==> flow/design.v <==
	module clk_1M(clk0, rst_n, clk_1M, tick);
	input clk0, rst_n;
	output clk_1M;
	output tick;	 
	reg [7:0] cnt;
	reg clk_1M;
	assign tick = (cnt == 8'd19) && !clk_1M;
	always@(posedge clk0 or negedge rst_n)
	begin
		if(!rst_n)	
		begin
			cnt <= 0;
			clk_1M <= 0;
		end
		else
		begin
			if(cnt == 8'd19) 
			begin
				cnt <= 0;
				clk_1M <= ~clk_1M;
			end
			else	cnt <= cnt + 8'h1;
		end
	end
	endmodule
module Encoder(clk, en, clk_rd, chA, chB, rst_n, data);
  input       clk;
  input       en;
  input       rst_n;
  input       chA, chB;
  input       clk_rd;
  output[15:0] data;
  reg[15:0]    data;                                     
  reg[15:0]    databuf;
  reg[1:0]     state;                                     
  reg[1:0]	   state_r1, state_r2;
  wire         outputflag;                                
  reg          clk_rd_r1;
  reg		   	clk_rd_r0;
  wire [1:0]	state_pre, state_last;
  assign outputflag = (clk_rd_r0 & (~clk_rd_r1));
  assign state_pre = state & state_r1;
  assign state_last = state_r1 & state_r2;
  always@(posedge clk or negedge rst_n)
  begin
    if(!rst_n)
    begin
      state <= 0;
      databuf <= 0;
      data <= 0;
      clk_rd_r0 <= 0;
      clk_rd_r1 <= 0;
      state_r1 <= 0;
      state_r2 <= 0;
    end
    else if(en)
      begin
        state[0] <= chA;
        state[1] <= chB;
        clk_rd_r0 <= clk_rd;
        clk_rd_r1 <= clk_rd_r0;
        state_r1 <= state;
        state_r2 <= state_r1;
        if(outputflag)  
        begin
          data <= databuf;
          databuf <= 0;
        end
        else
        begin
			case({state_last, state_pre})
			4'b0010:  databuf <= databuf - 16'd1;
			4'b1011:  databuf <= databuf - 16'd1;
			4'b1101:  databuf <= databuf - 16'd1;
			4'b0100:  databuf <= databuf - 16'd1;
			4'b0001:  databuf <= databuf + 16'd1;
			4'b0111:  databuf <= databuf + 16'd1;
			4'b1110:  databuf <= databuf + 16'd1;
			4'b1000:  databuf <= databuf + 16'd1;
			default:  databuf <= databuf;
			endcase
		end
      end
  end
  endmodule
module IncEncoderGroup(clk_encoder, en, rst_n, RD, chA, chB,
								data_out0, data_out1, data_out2, data_out3, data_out4, data_out5, data_out6);
input clk_encoder, en, rst_n;
input RD;
input [6:0]chA;
input [6:0]chB;
output [15:0]data_out0;
output [15:0]data_out1;
output [15:0]data_out2;
output [15:0]data_out3;
output [15:0]data_out4;
output [15:0]data_out5;
output [15:0]data_out6;
	Encoder	encoder_0(
					.clk(clk_encoder), 
					.en(en), 
					.clk_rd(~RD), 
					.chA(chA[0]), 
					.chB(chB[0]), 
					.rst_n(rst_n), 
					.data(data_out0)
					);
	Encoder	encoder_1(
					.clk(clk_encoder), 
					.en(en), 
					.clk_rd(~RD), 
					.chA(chA[1]), 
					.chB(chB[1]), 
					.rst_n(rst_n), 
					.data(data_out1)
					);
	Encoder	encoder_2(
					.clk(clk_encoder), 
					.en(en), 
					.clk_rd(~RD), 
					.chA(chA[2]), 
					.chB(chB[2]), 
					.rst_n(rst_n), 
					.data(data_out2)
					);
	Encoder	encoder_3(
					.clk(clk_encoder), 
					.en(en), 
					.clk_rd(~RD), 
					.chA(chA[3]), 
					.chB(chB[3]), 
					.rst_n(rst_n), 
					.data(data_out3)
					);
	Encoder	encoder_4(
					.clk(clk_encoder), 
					.en(en), 
					.clk_rd(~RD), 
					.chA(chA[4]), 
					.chB(chB[4]), 
					.rst_n(rst_n), 
					.data(data_out4)
					);
	Encoder	encoder_5(
					.clk(clk_encoder), 
					.en(en), 
					.clk_rd(~RD), 
					.chA(chA[5]), 
					.chB(chB[5]), 
					.rst_n(rst_n), 
					.data(data_out5)
					);
	Encoder	encoder_6(
					.clk(clk_encoder), 
					.en(en), 
					.clk_rd(~RD), 
					.chA(chA[6]), 
					.chB(chB[6]), 
					.rst_n(rst_n), 
					.data(data_out6)
					);
	endmodule
module AbsEncoder(clk, 
						clk_rd, 
						rst_n, data_in, cs0_n, cs1_n, busy0, convst, enc_rst, 
						data_out0, data_out1, data_out2, data_out3, data_out4, data_out5, data_out6, data_out7, 
						data_out8, data_out9, data_outA, data_outB, data_outC, data_outD, data_outE, data_outF 
						);
	input clk, rst_n, busy0;
	input clk_rd;
	input[15:0] 	data_in;
	output 			convst, enc_rst, cs0_n, cs1_n;
	output[15:0]	data_out0;
	output[15:0]	data_out1;
	output[15:0]	data_out2;
	output[15:0]	data_out3;
	output[15:0]	data_out4;
	output[15:0]	data_out5;
	output[15:0]	data_out6;
	output[15:0]	data_out7;
	output[15:0]	data_out8;
	output[15:0]	data_out9;
	output[15:0]	data_outA;
	output[15:0]	data_outB;
	output[15:0]	data_outC;
	output[15:0]	data_outD;
	output[15:0]	data_outE;
	output[15:0]	data_outF;
	reg[15:0]		data_out0;	
	reg[15:0]		data_out1;
	reg[15:0]		data_out2;
	reg[15:0]		data_out3;
	reg[15:0]		data_out4;
	reg[15:0]		data_out5;
	reg[15:0]		data_out6;
	reg[15:0]		data_out7;
	reg[15:0]		data_out8;
	reg[15:0]		data_out9;
	reg[15:0]		data_outA;
	reg[15:0]		data_outB;
	reg[15:0]		data_outC;
	reg[15:0]		data_outD;
	reg[15:0]		data_outE;
	reg[15:0]		data_outF;
	reg				convst, enc_rst, cs0_n, cs1_n;
	reg[2:0]		enc_rst_cnt;
	reg[7:0]		data_cnt;
	reg[3:0]		convst_cnt;
	wire        outputflag;                                
	reg         clk_rd_r1;
	reg		   clk_rd_r0;
	assign outputflag = (clk_rd_r0 & (~clk_rd_r1));
	always@ (posedge clk or negedge rst_n)
	begin
		if(!rst_n)
		begin
			enc_rst <= 1'b1;
			enc_rst_cnt <= 0;
		end
		else
		begin
			if(enc_rst_cnt == 3'b111)
				enc_rst <= 0;
			else
				enc_rst_cnt <= enc_rst_cnt + 3'b001;
		end
	end
	reg busy0_r;
	reg rd_start;
	wire busy0_neg;
	assign busy0_neg = (busy0_r & (~busy0));	 
	always@ (posedge clk or negedge rst_n)
	begin
		if(!rst_n)
		begin
			busy0_r <= 1'b0;
			clk_rd_r0 <= 1'b0;
			clk_rd_r1 <= 1'b0;
		end
		else
		begin
			busy0_r <= busy0;
         clk_rd_r0 <= clk_rd;
         clk_rd_r1 <= clk_rd_r0;
		end
	end
	always@ (posedge clk or negedge rst_n)
	begin
		if(!rst_n)
		begin
			data_cnt <= 0;
		end
		else
		begin
			if(rd_start)
				data_cnt <= data_cnt + 8'h1;
			else
				data_cnt <= 8'd0;
		end
	end
	always@ (posedge clk or negedge rst_n)
	begin
		if(!rst_n)
		begin
			convst_cnt <= 0;
		end
		else
		begin
			if(!convst)
				convst_cnt <= convst_cnt + 4'h1;
			else
				convst_cnt <= 4'd0;
		end
	end	
	always@ (posedge clk or negedge rst_n)
	begin
		if(!rst_n)
		begin
			data_out0 <= 0;
			data_out1 <= 0;
			data_out2 <= 0;
			data_out3 <= 0;
			data_out4 <= 0;
			data_out5 <= 0;
			data_out6 <= 0;
			data_out7 <= 0;
			data_out8 <= 0;
			data_out9 <= 0;
			data_outA <= 0;
			data_outB <= 0;
			data_outC <= 0;
			data_outD <= 0;
			data_outE <= 0;
			data_outF <= 0;
			convst <= 1'b1;			
			cs0_n <= 1'b1;
			cs1_n <= 1'b1;
			rd_start <= 1'b0;
		end
		else
		begin
			if(outputflag && (!enc_rst))
			begin
				convst <= 1'b0;		 
			end
			if(convst_cnt == 4'd4)
				convst <= 1'b1;		 
			if(busy0_neg)				 
			begin
				rd_start <= 1'b1;
			end
			if(rd_start)
			begin
				case(data_cnt)
					8'd0:	
					begin
						cs0_n <= 0;
						cs1_n <= 1;
					end
					8'd1:
					begin
						cs0_n <= 1;
						cs1_n <= 1;
						data_out0 <= data_in;
					end
					8'd2:	
					begin
						cs0_n <= 0;
						cs1_n <= 1;
					end
					8'd3:
					begin
						cs0_n <= 1;
						cs1_n <= 1;
						data_out1 <= data_in;
					end
					8'd4:	
					begin
						cs0_n <= 0;
						cs1_n <= 1;
					end
					8'd5:
					begin
						cs0_n <= 1;
						cs1_n <= 1;
						data_out2 <= data_in;
					end
					8'd6:	
					begin
						cs0_n <= 0;
						cs1_n <= 1;
					end
					8'd7:
					begin
						cs0_n <= 1;
						cs1_n <= 1;
						data_out3 <= data_in;
					end
					8'd8:	
					begin
						cs0_n <= 0;
						cs1_n <= 1;
					end
					8'd9:
					begin
						cs0_n <= 1;
						cs1_n <= 1;
						data_out4 <= data_in;
					end
					8'd10:	
					begin
						cs0_n <= 0;
						cs1_n <= 1;
					end
					8'd11:
					begin
						cs0_n <= 1;
						cs1_n <= 1;
						data_out5 <= data_in;
					end
					8'd12:
					begin
						cs0_n <= 0;
						cs1_n <= 1;
					end
					8'd13:
					begin
						cs0_n <= 1;
						cs1_n <= 1;
						data_out6 <= data_in;
					end
					8'd14:	
					begin
						cs0_n <= 0;
						cs1_n <= 1;
					end
					8'd15:
					begin
						cs0_n <= 1;
						cs1_n <= 1;
						data_out7 <= data_in;
					end
					8'd16:
					begin
						cs0_n <= 1;
						cs1_n <= 0;				
					end
					8'd17:
					begin
						cs0_n <= 1;
						cs1_n <= 1;
						data_out8 <= data_in;
					end
					8'd18:
					begin
						cs0_n <= 1;
						cs1_n <= 0;
					end
					8'd19:
					begin
						cs0_n <= 1;
						cs1_n <= 1;
						data_out9 <= data_in;
					end
					8'd20:	
					begin
						cs0_n <= 1;
						cs1_n <= 0;
					end
					8'd21:
					begin
						cs0_n <= 1;
						cs1_n <= 1;
						data_outA <= data_in;
					end
					8'd22:
					begin
						cs0_n <= 1;
						cs1_n <= 0;
					end
					8'd23:
					begin
						cs0_n <= 1;
						cs1_n <= 1;
						data_outB <= data_in;
					end
					8'd24:
					begin
						cs0_n <= 1;
						cs1_n <= 0;
					end
					8'd25:
					begin
						cs0_n <= 1;
						cs1_n <= 1;
						data_outC <= data_in;
					end
					8'd26:
					begin
						cs0_n <= 1;
						cs1_n <= 0;					
					end
					8'd27:
					begin
						cs0_n <= 1;
						cs1_n <= 1;
						data_outD <= data_in;
					end
					8'd28:
					begin
						cs0_n <= 1;
						cs1_n <= 0;	
					end
					8'd29:
					begin
						cs0_n <= 1;
						cs1_n <= 1;	
						data_outE <= data_in;
					end
					8'd30:
					begin
						cs0_n <= 1;
						cs1_n <= 0;
					end
					8'd31:
					begin
						cs0_n <= 1;
						cs1_n <= 1;	
						data_outF <= data_in;
						rd_start <= 0;
					end
					default:
					begin
						cs0_n <= 1;
						cs1_n <= 1;
					end
				endcase
			end
		end
	end
endmodule
module ParaBus(clk, rst_n, DSP_Add, DSP_Data_in, DSP_Data_out, DSP_Data_oe, WR, RD, CS0, LED,
					IncEncoder1, IncEncoder2, IncEncoder3, IncEncoder4,
					IncEncoder5, IncEncoder6, IncEncoder7, IncEncoderRd,
					AbsEncoder0, AbsEncoder1, AbsEncoder2, AbsEncoder3,
					AbsEncoder4, AbsEncoder5, AbsEncoder6, AbsEncoder7,
					AbsEncoder8, AbsEncoder9, AbsEncoderA, AbsEncoderB,
					AbsEncoderC, AbsEncoderD, AbsEncoderE, AbsEncoderF); 
input clk, rst_n;
input [7:0] DSP_Add;			 
input WR,RD,CS0;				 
input [15:0] IncEncoder1;
input [15:0] IncEncoder2;
input [15:0] IncEncoder3;
input [15:0] IncEncoder4;
input [15:0] IncEncoder5;
input [15:0] IncEncoder6;
input [15:0] IncEncoder7;
input [15:0] AbsEncoder0;
input [15:0] AbsEncoder1;
input [15:0] AbsEncoder2;
input [15:0] AbsEncoder3;
input [15:0] AbsEncoder4;
input [15:0] AbsEncoder5;
input [15:0] AbsEncoder6;
input [15:0] AbsEncoder7;
input [15:0] AbsEncoder8;
input [15:0] AbsEncoder9;
input [15:0] AbsEncoderA;
input [15:0] AbsEncoderB;
input [15:0] AbsEncoderC;
input [15:0] AbsEncoderD;
input [15:0] AbsEncoderE;
input [15:0] AbsEncoderF;
output [3:0] LED;				 
output IncEncoderRd;
input [15:0] DSP_Data_in;
output [15:0] DSP_Data_out;
output DSP_Data_oe;		 
reg [15:0] DSP_Data_reg;
reg [15:0] Control_reg;
reg [3:0] LED_reg; 
reg WR_r, RD_r, oe_reg;
wire wr_rise = WR & ~WR_r;
wire rd_fall = ~RD & RD_r;
always @ (posedge clk or negedge rst_n) 
begin 
	if(!rst_n)
	begin
		Control_reg <= 16'h0000;
		LED_reg <= 4'h0;
	end
	else if(wr_rise && CS0==1'b0)	 
	begin 
		case(DSP_Add)
			6'h00:	
			begin
				Control_reg <= DSP_Data_in;
			end
			6'h01: 		 
			begin 
				LED_reg <= DSP_Data_in[3:0]; 
			end
		endcase 
	end 
end 
always @ (posedge clk or negedge rst_n)
begin 
if(!rst_n)
    DSP_Data_reg <= 16'h0000;
else if(rd_fall && CS0 == 1'b0)	 
    begin
		case(DSP_Add)
			6'h00:
			begin
				DSP_Data_reg <= Control_reg;
			end
        	6'h10:	
			begin 
				DSP_Data_reg <= IncEncoder1;	
			end
        	6'h11:	
			begin 
				DSP_Data_reg <= IncEncoder2;	
			end
        	6'h12:	
			begin 
				DSP_Data_reg <= IncEncoder3;	
			end
        	6'h13:	
			begin 
				DSP_Data_reg <= IncEncoder4;	
			end
        	6'h14:	
			begin 
				DSP_Data_reg <= IncEncoder5;	
			end
        	6'h15:	
			begin 
				DSP_Data_reg <= IncEncoder6;	
			end
        	6'h16:	
			begin 
				DSP_Data_reg <= IncEncoder7;	
			end
        	6'h20:	
			begin 
				DSP_Data_reg <= AbsEncoder0;	
			end
        	6'h21:	
			begin 
				DSP_Data_reg <= AbsEncoder1;	
			end
        	6'h22:	
			begin 
				DSP_Data_reg <= AbsEncoder2;	
			end
        	6'h23:	
			begin 
				DSP_Data_reg <= AbsEncoder3;	
			end
        	6'h24:	
			begin 
				DSP_Data_reg <= AbsEncoder4;	
			end
        	6'h25:	
			begin 
				DSP_Data_reg <= AbsEncoder5;	
			end
        	6'h26:	
			begin 
				DSP_Data_reg <= AbsEncoder6;	
			end			
       	6'h27:	
			begin 
				DSP_Data_reg <= AbsEncoder7;	
			end
        	6'h28:	
			begin 
				DSP_Data_reg <= AbsEncoder8;	
			end
        	6'h29:	
			begin 
				DSP_Data_reg <= AbsEncoder9;	
			end
        	6'h2A:	
			begin 
				DSP_Data_reg <= AbsEncoderA;	
			end
        	6'h2B:	
			begin 
				DSP_Data_reg <= AbsEncoderB;	
			end
        	6'h2C:	
			begin 
				DSP_Data_reg <= AbsEncoderC;	
			end
        	6'h2D:	
			begin 
				DSP_Data_reg <= AbsEncoderD;	
			end
        	6'h2E:	
			begin 
				DSP_Data_reg <= AbsEncoderE;	
			end			
       	6'h2F:	
			begin 
				DSP_Data_reg <= AbsEncoderF;	
			end	
			endcase 
	end 
end
assign IncEncoderRd = Control_reg[0];
assign LED = LED_reg;
always @ (posedge clk or negedge rst_n)
begin
	if(!rst_n)
	begin
		WR_r <= 1'b1;
		RD_r <= 1'b1;
		oe_reg <= 1'b0;
	end
	else
	begin
		WR_r <= WR;
		RD_r <= RD;
		oe_reg <= (CS0 == 1'b0 && RD == 1'b0);
	end
end
assign DSP_Data_out = DSP_Data_reg;
assign DSP_Data_oe = oe_reg;
endmodule 
module sample_dsp(
	input         clk_20M,
	input         rst_n,
	input         WR,
	input         RD,
	input         CS0,
	input  [7:0]  DSP_Add,
	input  [15:0] DSP_Data_in,
	output [15:0] DSP_Data_out,
	output        DSP_Data_oe,
	input  [6:0]  chAn,
	input  [6:0]  chBn,
	input  [15:0] data_in,
	input         busy0,
	output [3:0]  LED,
	output        cs0_n,
	output        cs1_n,
	output        convst,
	output        enc_rst
);
	wire        clk_1M, tick_1M;
	wire        IncEncoderRd;
	wire [15:0] inc0, inc1, inc2, inc3, inc4, inc5, inc6;
	wire [15:0] abs0, abs1, abs2, abs3, abs4, abs5, abs6, abs7;
	wire [15:0] abs8, abs9, absA, absB, absC, absD, absE, absF;
	clk_1M inst45(.clk0(clk_20M), .rst_n(rst_n), .clk_1M(clk_1M), .tick(tick_1M));
	IncEncoderGroup inst(
		.clk_encoder(clk_20M), .en(tick_1M), .rst_n(rst_n), .RD(IncEncoderRd),
		.chA(~chAn), .chB(~chBn),
		.data_out0(inc0), .data_out1(inc1), .data_out2(inc2), .data_out3(inc3),
		.data_out4(inc4), .data_out5(inc5), .data_out6(inc6));
	AbsEncoder inst1(
		.clk(clk_20M), .clk_rd(IncEncoderRd), .rst_n(rst_n),
		.data_in(data_in), .cs0_n(cs0_n), .cs1_n(cs1_n), .busy0(busy0),
		.convst(convst), .enc_rst(enc_rst),
		.data_out0(abs0), .data_out1(abs1), .data_out2(abs2), .data_out3(abs3),
		.data_out4(abs4), .data_out5(abs5), .data_out6(abs6), .data_out7(abs7),
		.data_out8(abs8), .data_out9(abs9), .data_outA(absA), .data_outB(absB),
		.data_outC(absC), .data_outD(absD), .data_outE(absE), .data_outF(absF));
	ParaBus ParaBusInst(
		.clk(clk_20M), .rst_n(rst_n),
		.DSP_Add(DSP_Add), .DSP_Data_in(DSP_Data_in), .DSP_Data_out(DSP_Data_out),
		.DSP_Data_oe(DSP_Data_oe), .WR(WR), .RD(RD), .CS0(CS0), .LED(LED),
		.IncEncoder1(inc0), .IncEncoder2(inc1), .IncEncoder3(inc2), .IncEncoder4(inc3),
		.IncEncoder5(inc4), .IncEncoder6(inc5), .IncEncoder7(inc6), .IncEncoderRd(IncEncoderRd),
		.AbsEncoder0(abs0), .AbsEncoder1(abs1), .AbsEncoder2(abs2), .AbsEncoder3(abs3),
		.AbsEncoder4(abs4), .AbsEncoder5(abs5), .AbsEncoder6(abs6), .AbsEncoder7(abs7),
		.AbsEncoder8(abs8), .AbsEncoder9(abs9), .AbsEncoderA(absA), .AbsEncoderB(absB),
		.AbsEncoderC(absC), .AbsEncoderD(absD), .AbsEncoderE(absE), .AbsEncoderF(absF));
endmodule
## Tool chain data of sample_dsp

Module sample_dsp before and after one edit of its RTL, step after step.
"unedited" refers to lines of the RTL above, "edited" to lines of the edited file.
"difference" is "edited" less "unedited", of the values as shown.
Library cell names are shortened.
A cell with n/a has no value.

- Top: sample_dsp
- Clock port: clk_20M
- Library: sky130hd
- Library corner: tt_025C_1v80

## Diff

The edit as a unified diff against the file above.
The edit is scripted: it alters the design's behaviour and was not made to optimise anything.

```diff
@@ -304,5 +304,4 @@
 				convst <= 1'b0;		 
 			end
-			if(convst_cnt == 4'd4)
 				convst <= 1'b1;		 
 			if(busy0_neg)				 
```

## After elaboration

Yosys after proc, flatten, opt, wreduce and memory -nomap, before mapping. Memory bits, and registers merged into a memory's read port (data or address), are not among the register bits. Print and check cells are not counted. Equal cells are merged and count once.

Storage and ports:

| element | unedited | edited | difference |
|---|---|---|---|
| output and inout port bits | 25 | 25 | 0 |
| register bits | 595 | 588 | -7 |
| input port bits | 60 | 60 | 0 |
| word-level cells | 326 | 312 | -14 |

Operators by class:

| element | unedited | edited | difference |
|---|---|---|---|
| add/subtract/negate cells | 18 | 17 | -1 |
| reduce/logical cells | 61 | 58 | -3 |
| bitwise logic cells | 29 | 27 | -2 |
| equal/unequal tests | 114 | 113 | -1 |
| multiplexer cells | 25 | 22 | -3 |

Operators by type and width:

| cell | unedited | edited | difference |
|---|---|---|---|
| 2-to-1 mux 1 bit | 7 | 5 | -2 |
| == test 4 x 3 -> 1 bit (second input constant) | 15 | 14 | -1 |
| inverter 1 bit | 8 | 7 | -1 |
| AND 1 bit | 5 | 4 | -1 |
| logical AND 1 bit | 5 | 4 | -1 |
| logical NOT 1 bit | 2 | 1 | -1 |
| adder 4 x 1 -> 4 bit (second input constant) | 1 | 0 | -1 |
| 2-to-1 mux 4 bit | 1 | 0 | -1 |
| nonzero test 2 bit | 1 | 0 | -1 |
| == test 4 bit (second input constant) | 28 | 28 | 0 |
| AND reduction 2 bit | 27 | 27 | 0 |
| == test 8 x 5 -> 1 bit (second input constant) | 24 | 24 | 0 |
| == test 8 x 6 -> 1 bit (second input constant) | 16 | 16 | 0 |
| AND 2 bit | 14 | 14 | 0 |
| OR reduction 4 bit | 14 | 14 | 0 |
| == test 8 x 4 -> 1 bit (second input constant) | 8 | 8 | 0 |
| adder 16 x 1 -> 16 bit (second input constant) | 7 | 7 | 0 |
| == test 4 x 1 -> 1 bit (second input constant) | 7 | 7 | 0 |
| == test 4 x 2 -> 1 bit (second input constant) | 7 | 7 | 0 |
| 2-to-1 mux 16 bit | 7 | 7 | 0 |
| case mux 16 bit (select 2 bit) | 7 | 7 | 0 |
| nonzero test 3 bit | 7 | 7 | 0 |
| subtractor 16 x 1 -> 16 bit (second input constant) | 7 | 7 | 0 |
| == test 8 x 3 -> 1 bit (second input constant) | 4 | 4 | 0 |
| adder 8 x 1 -> 8 bit (second input constant) | 2 | 2 | 0 |
| == test 8 x 1 -> 1 bit (second input constant) | 2 | 2 | 0 |
| == test 8 x 2 -> 1 bit (second input constant) | 2 | 2 | 0 |
| logical NOT 8 bit | 2 | 2 | 0 |

The list need not be complete.

## Logic depth

Depth = most cells in a row (Yosys ltp): at word level without a register or memory, in the mapped netlist without a sequential cell, where the memories' decode and read muxes count.

Logic depth:

| element | unedited | edited | difference |
|---|---|---|---|
| depth in word-level cells | 5 | 5 | 0 |
| ABC_AREA | 0 | 0 | n/a |
| mapped depth | 18 | 16 | -2 |
| gate-level depth less buffers | 17 | 15 | -2 |

## Netlist

Yosys stat after the flow's synthesis: flattened, memories mapped to cells. It holds for the ABC_AREA given above (unset counts as 0); a run with the other value may have another netlist.

Mapped netlist:

| element | unedited | edited | difference |
|---|---|---|---|
| cell count | 2726 | 2677 | -49 |
| buffer cells | 158 | 155 | -3 |
| sequential area (µm²) | 14896.8 | 14720.4 | -176.4 |
| mapped flip-flops | 595 | 588 | -7 |
| synthesis area (µm²) | 30453.0 | 30480.5 | +27.5 |

Cell types:

| cell | unedited | edited | difference |
|---|---|---|---|
| mux2_1 | 6 | 80 | +74 |
| mux2_2 | 401 | 335 | -66 |
| nand2_1 | 298 | 267 | -31 |
| clkbuf_1 | 108 | 82 | -26 |
| o21ai_0 | 139 | 117 | -22 |
| a21o_1 | 41 | 25 | -16 |
| a31oi_1 | 15 | 30 | +15 |
| o22ai_1 | 22 | 36 | +14 |
| a211o_1 | 3 | 16 | +13 |
| buf_2 | 35 | 47 | +12 |
| xnor2_1 | 64 | 53 | -11 |
| a22oi_1 | 53 | 42 | -11 |
| buf_8 | 0 | 10 | +10 |
| mux2i_1 | 40 | 49 | +9 |
| or3_1 | 15 | 6 | -9 |
| nand2b_1 | 12 | 21 | +9 |
| inv_1 | 48 | 40 | -8 |
| xor2_1 | 48 | 56 | +8 |

The list need not be complete.
By module: a second synthesis without flattening, with its own total; a netlist apart from the flattened one above.

Unflattened totals:

| element | unedited | edited | difference |
|---|---|---|---|
| cells (unflattened synthesis) | 2890 | 2876 | -14 |
| area (unflattened synthesis) (µm²) | 33096.7 | 32700.1 | -396.6 |

Each row is one instance without its submodules.

By module, unedited:

| module | times used | area (µm²) | sequential area (µm²) | cells |
|---|---|---|---|---|
| Encoder | 7 | 2341.0 | 1001.0 | 223 |
| AbsEncoder | 1 | 11008.1 | 6986.7 | 661 |
| ParaBus | 1 | 5242.5 | 978.4 | 619 |
| clk_1M | 1 | 402.9 | 225.2 | 34 |
| sample_dsp | 1 | 52.6 | 0.0 | 14 |
| IncEncoderGroup | 1 | 3.8 | 0.0 | 1 |

By module, edited:

| module | times used | area (µm²) | sequential area (µm²) | cells |
|---|---|---|---|---|
| Encoder | 7 | 2341.0 | 1001.0 | 223 |
| AbsEncoder | 1 | 10603.9 | 6810.3 | 644 |
| ParaBus | 1 | 5242.5 | 978.4 | 619 |
| clk_1M | 1 | 410.4 | 225.2 | 37 |
| sample_dsp | 1 | 52.6 | 0.0 | 14 |
| IncEncoderGroup | 1 | 3.8 | 0.0 | 1 |

## Timing after synthesis

Source: OpenSTA report_checks on the synthesized netlist (no wires, ideal clock, input and output delay 20% of the period each), path of least setup slack; recovery checks are left aside. Register names are those of the netlist, which keeps one name where synthesis merged equal registers.

Path post-synthesis:

| element | unedited | edited | difference |
|---|---|---|---|
| kind | register to register | register to register | n/a |
| from | register inst.encoder_1.state[1] | register inst.encoder_3.state[1] | n/a |
| to | register inst.encoder_1.databuf[15] | register inst.encoder_3.databuf[15] | n/a |
| launch time at the first pin (ps) | 0 | 0 | 0 |
| period (ps) | 5000 | 5000 | 0 |
| stages | 18 | 16 | -2 |
| path delay (ps) | 3811 | 3423 | -388 |
| setup time (ps) | 118 | 124 | +6 |
| data arrival time (ps) | 3693 | 3299 | -394 |
| required time (ps) | 4882 | 4876 | -6 |
| path buffers | 1 | 1 | 0 |
| setup slack (ps) | 1189 | 1577 | +388 |
| synthesis period reached (ps) | 3811 | 3423 | -388 |

"path delay" is the arrival time less input delay plus setup time.
"stages" counts driving pins, that of a launching flip-flop among them; a cell with two outputs on the path counts twice.
"synthesis period reached" is the clock period less the worst setup slack; recovery checks do not enter. This is arithmetic on one report: input and output delays are still those of the set period (20% each).
The rows between start and end are the longest chain of elaborated cells between them; the timing report does not say that the signal goes this way. Where chains are equally long, one stands for them.
Each line given opens the expression or statement behind the cell; cells for indexed reads and writes are added by Yosys, which also makes memories of some case tables.
A register here has more assigning lines than the two given.

On the way, post-synthesis, unedited:
- Cells stage by stage: dfrtp_1 > clkbuf_1 > nand3_1 > o21a_1 > o22ai_1 > nand2_1 > o21ai_0 > a21oi_1 > ha_1 > a21oi_1 > o211ai_1 > a2111oi_0 > o31ai_1 > a21o_1 > a21boi_1 > nand4b_1 > a41o_1 > a21o_1
- Cells in the longest elaborated chain: 5

RTL lines, path post-synthesis, unedited:

| element | line | source |
|---|---|---|
| from (decl) | 35 | `reg[1:0]     state;` |
| from (assign) | 48 | `state <= 0;` |
| from (assign) | 59 | `state[1] <= chB;` |
| AND 2 bit | 42 | `assign state_pre = state & state_r1;` |
| == test 4 bit | 71 | `case({state_last, state_pre})` |
| OR reduction 4 bit | n/a |  |
| case mux 16 bit (select 2 bit) | 71 |  |
| 2-to-1 mux 16 bit | 64 | `if(outputflag)` |
| to (assign) | 72 | `4'b0010: databuf <= databuf - 16'd1;` |
| to (assign) | 73 | `4'b1011: databuf <= databuf - 16'd1;` |
| to (decl) | 34 | `reg[15:0]    databuf;` |

On the way, post-synthesis, edited:
- Cells stage by stage: dfrtp_1 > buf_2 > o21a_1 > o22ai_1 > a21oi_1 > o21ai_0 > inv_1 > ha_1 > o21a_1 > o21ai_0 > o31ai_1 > o31ai_1 > a21oi_1 > xnor2_1 > and3_1 > a211o_1
- Cells in the longest elaborated chain: 5

RTL lines, path post-synthesis, edited:

| element | line | source |
|---|---|---|
| from (decl) | 35 | `reg[1:0]     state;` |
| from (assign) | 48 | `state <= 0;` |
| from (assign) | 59 | `state[1] <= chB;` |
| AND 2 bit | 42 | `assign state_pre = state & state_r1;` |
| == test 4 bit | 71 | `case({state_last, state_pre})` |
| OR reduction 4 bit | n/a |  |
| case mux 16 bit (select 2 bit) | 71 |  |
| 2-to-1 mux 16 bit | 64 | `if(outputflag)` |
| to (assign) | 72 | `4'b0010: databuf <= databuf - 16'd1;` |
| to (assign) | 73 | `4'b1011: databuf <= databuf - 16'd1;` |
| to (decl) | 34 | `reg[15:0]    databuf;` |

## Path in the finished layout

From the final timing report of each run of set A: the path of least setup slack in the routed layout; clock arrival at registers is part of the times.
The path's times are printed in steps of 10 ps; the period is the one set.

Path after layout:

| element | unedited | edited | difference |
|---|---|---|---|
| kind | register to register | register to register | n/a |
| from | register inst.encoder_3.state[1] | register inst.encoder_4.state[1] | n/a |
| to | register inst.encoder_3.databuf[15] | register inst.encoder_4.databuf[15] | n/a |
| required time (ps) | 4900 | 4910 | +10 |
| setup time (ps) | 130 | 110 | -20 |
| path buffers | 1 | 0 | -1 |
| launch time at the first pin (ps) | 610 | 600 | -10 |
| data arrival time (ps) | 4440 | 4380 | -60 |
| setup slack (ps) | 450 | 530 | +80 |
| period (ps) | 4430 | 4430 | 0 |
| stages | 18 | 16 | -2 |

The rows between start and end are the longest chain of elaborated cells between them; the timing report does not say that the signal goes this way. Where chains are equally long, one stands for them.
A register here has more assigning lines than the two given.

On the way, after layout, unedited:
- Cells stage by stage: dfrtp_1 > nand3_1 > o21a_1 > o22ai_1 > a21oi_1 > o21ai_0 > buf_4 > inv_1 > ha_1 > a211oi_1 > o21ai_0 > a31oi_1 > o2111ai_1 > a311oi_2 > xor2_1 > a21oi_1 > o21ai_0 > o31ai_1
- Cells in the longest elaborated chain: 5

RTL lines, path after layout, unedited:

| element | line | source |
|---|---|---|
| from (decl) | 35 | `reg[1:0]     state;` |
| from (assign) | 48 | `state <= 0;` |
| from (assign) | 59 | `state[1] <= chB;` |
| AND 2 bit | 42 | `assign state_pre = state & state_r1;` |
| == test 4 bit | 71 | `case({state_last, state_pre})` |
| OR reduction 4 bit | n/a |  |
| case mux 16 bit (select 2 bit) | 71 |  |
| 2-to-1 mux 16 bit | 64 | `if(outputflag)` |
| to (assign) | 72 | `4'b0010: databuf <= databuf - 16'd1;` |
| to (assign) | 73 | `4'b1011: databuf <= databuf - 16'd1;` |
| to (decl) | 34 | `reg[15:0]    databuf;` |

On the way, after layout, edited:
- Cells stage by stage: dfrtp_1 > nand3_1 > o21a_1 > o22ai_1 > a21oi_1 > o21ai_0 > inv_2 > ha_1 > o21a_1 > o21ai_0 > o31ai_1 > o31ai_1 > a21oi_1 > xnor2_1 > and3_1 > a211o_1
- Cells in the longest elaborated chain: 5

RTL lines, path after layout, edited:

| element | line | source |
|---|---|---|
| from (decl) | 35 | `reg[1:0]     state;` |
| from (assign) | 48 | `state <= 0;` |
| from (assign) | 59 | `state[1] <= chB;` |
| AND 2 bit | 42 | `assign state_pre = state & state_r1;` |
| == test 4 bit | 71 | `case({state_last, state_pre})` |
| OR reduction 4 bit | n/a |  |
| case mux 16 bit (select 2 bit) | 71 |  |
| 2-to-1 mux 16 bit | 64 | `if(outputflag)` |
| to (assign) | 72 | `4'b0010: databuf <= databuf - 16'd1;` |
| to (assign) | 73 | `4'b1011: databuf <= databuf - 16'd1;` |
| to (decl) | 34 | `reg[15:0]    databuf;` |

## Measured runs

Runs of the flow (Yosys, OpenROAD) on both versions; the two runs of a pair have the same settings. The constraints put input and output delay at 20% of the set period each and load the outputs with 0.01 pF.

Flow settings, set A:
- CORE_UTILIZATION: 40
- period_ns: 4.43
- CAP_MARGIN: 20
- CORE_MARGIN: 2
- SLEW_MARGIN: 20

Measured results, set A:

| element | unedited | edited | difference |
|---|---|---|---|
| power (uW) | 15591 | 16420 | +829 |
| clock period reached (ps) | 3976 | 3897 | -79 |
| smallest setup slack (ps) | 454 | 533 | +79 |
| standard-cell area after layout (µm²) | 34649.5 | 34807.1 | +157.6 |
| synthesis area (µm²) | 30453.0 | 30480.5 | +27.5 |
| total negative slack on setup checks (ps) | 0 | 0 | 0 |
| full die area (µm²) | 78355.2 | 78425.2 | +70.0 |
| utilization of the finished layout (%) | 45.8 | 46.0 | +0.2 |

Flow settings, set B:
- CORE_ASPECT_RATIO: 0.7
- CORE_MARGIN: 6
- CORE_UTILIZATION: 58
- MAX_ROUTING_LAYER: met5
- PLACE_DENSITY: 0.95
- period_ns: 7.79
- CAP_MARGIN: 20
- SLEW_MARGIN: 20

Measured results, set B:

| element | unedited | edited | difference |
|---|---|---|---|
| post-route worst hold slack (ps) | 418 | 472 | +54 |
| power (uW) | 8734 | 8837 | +103 |
| clock period reached (ps) | 4869 | 4440 | -429 |
| smallest setup slack (ps) | 2921 | 3350 | +429 |
| standard-cell area after layout (µm²) | 33632.3 | 33525.9 | -106.4 |
| synthesis area (µm²) | 30453.0 | 30480.5 | +27.5 |
| total negative slack on setup checks (ps) | 0 | 0 | 0 |
| full die area (µm²) | 58235.6 | 58286.8 | +51.2 |
| utilization of the finished layout (%) | 65.6 | 65.4 | -0.2 |

"clock period reached": clock period set for the run, less the worst setup slack. It is reckoned from that one timing run; input and output delays stay at 20% of the period that was set.
By "power" is meant OpenSTA's value without simulated activity: inputs other than the clock are taken to toggle once in ten clock periods, and the tool carries that through the logic.
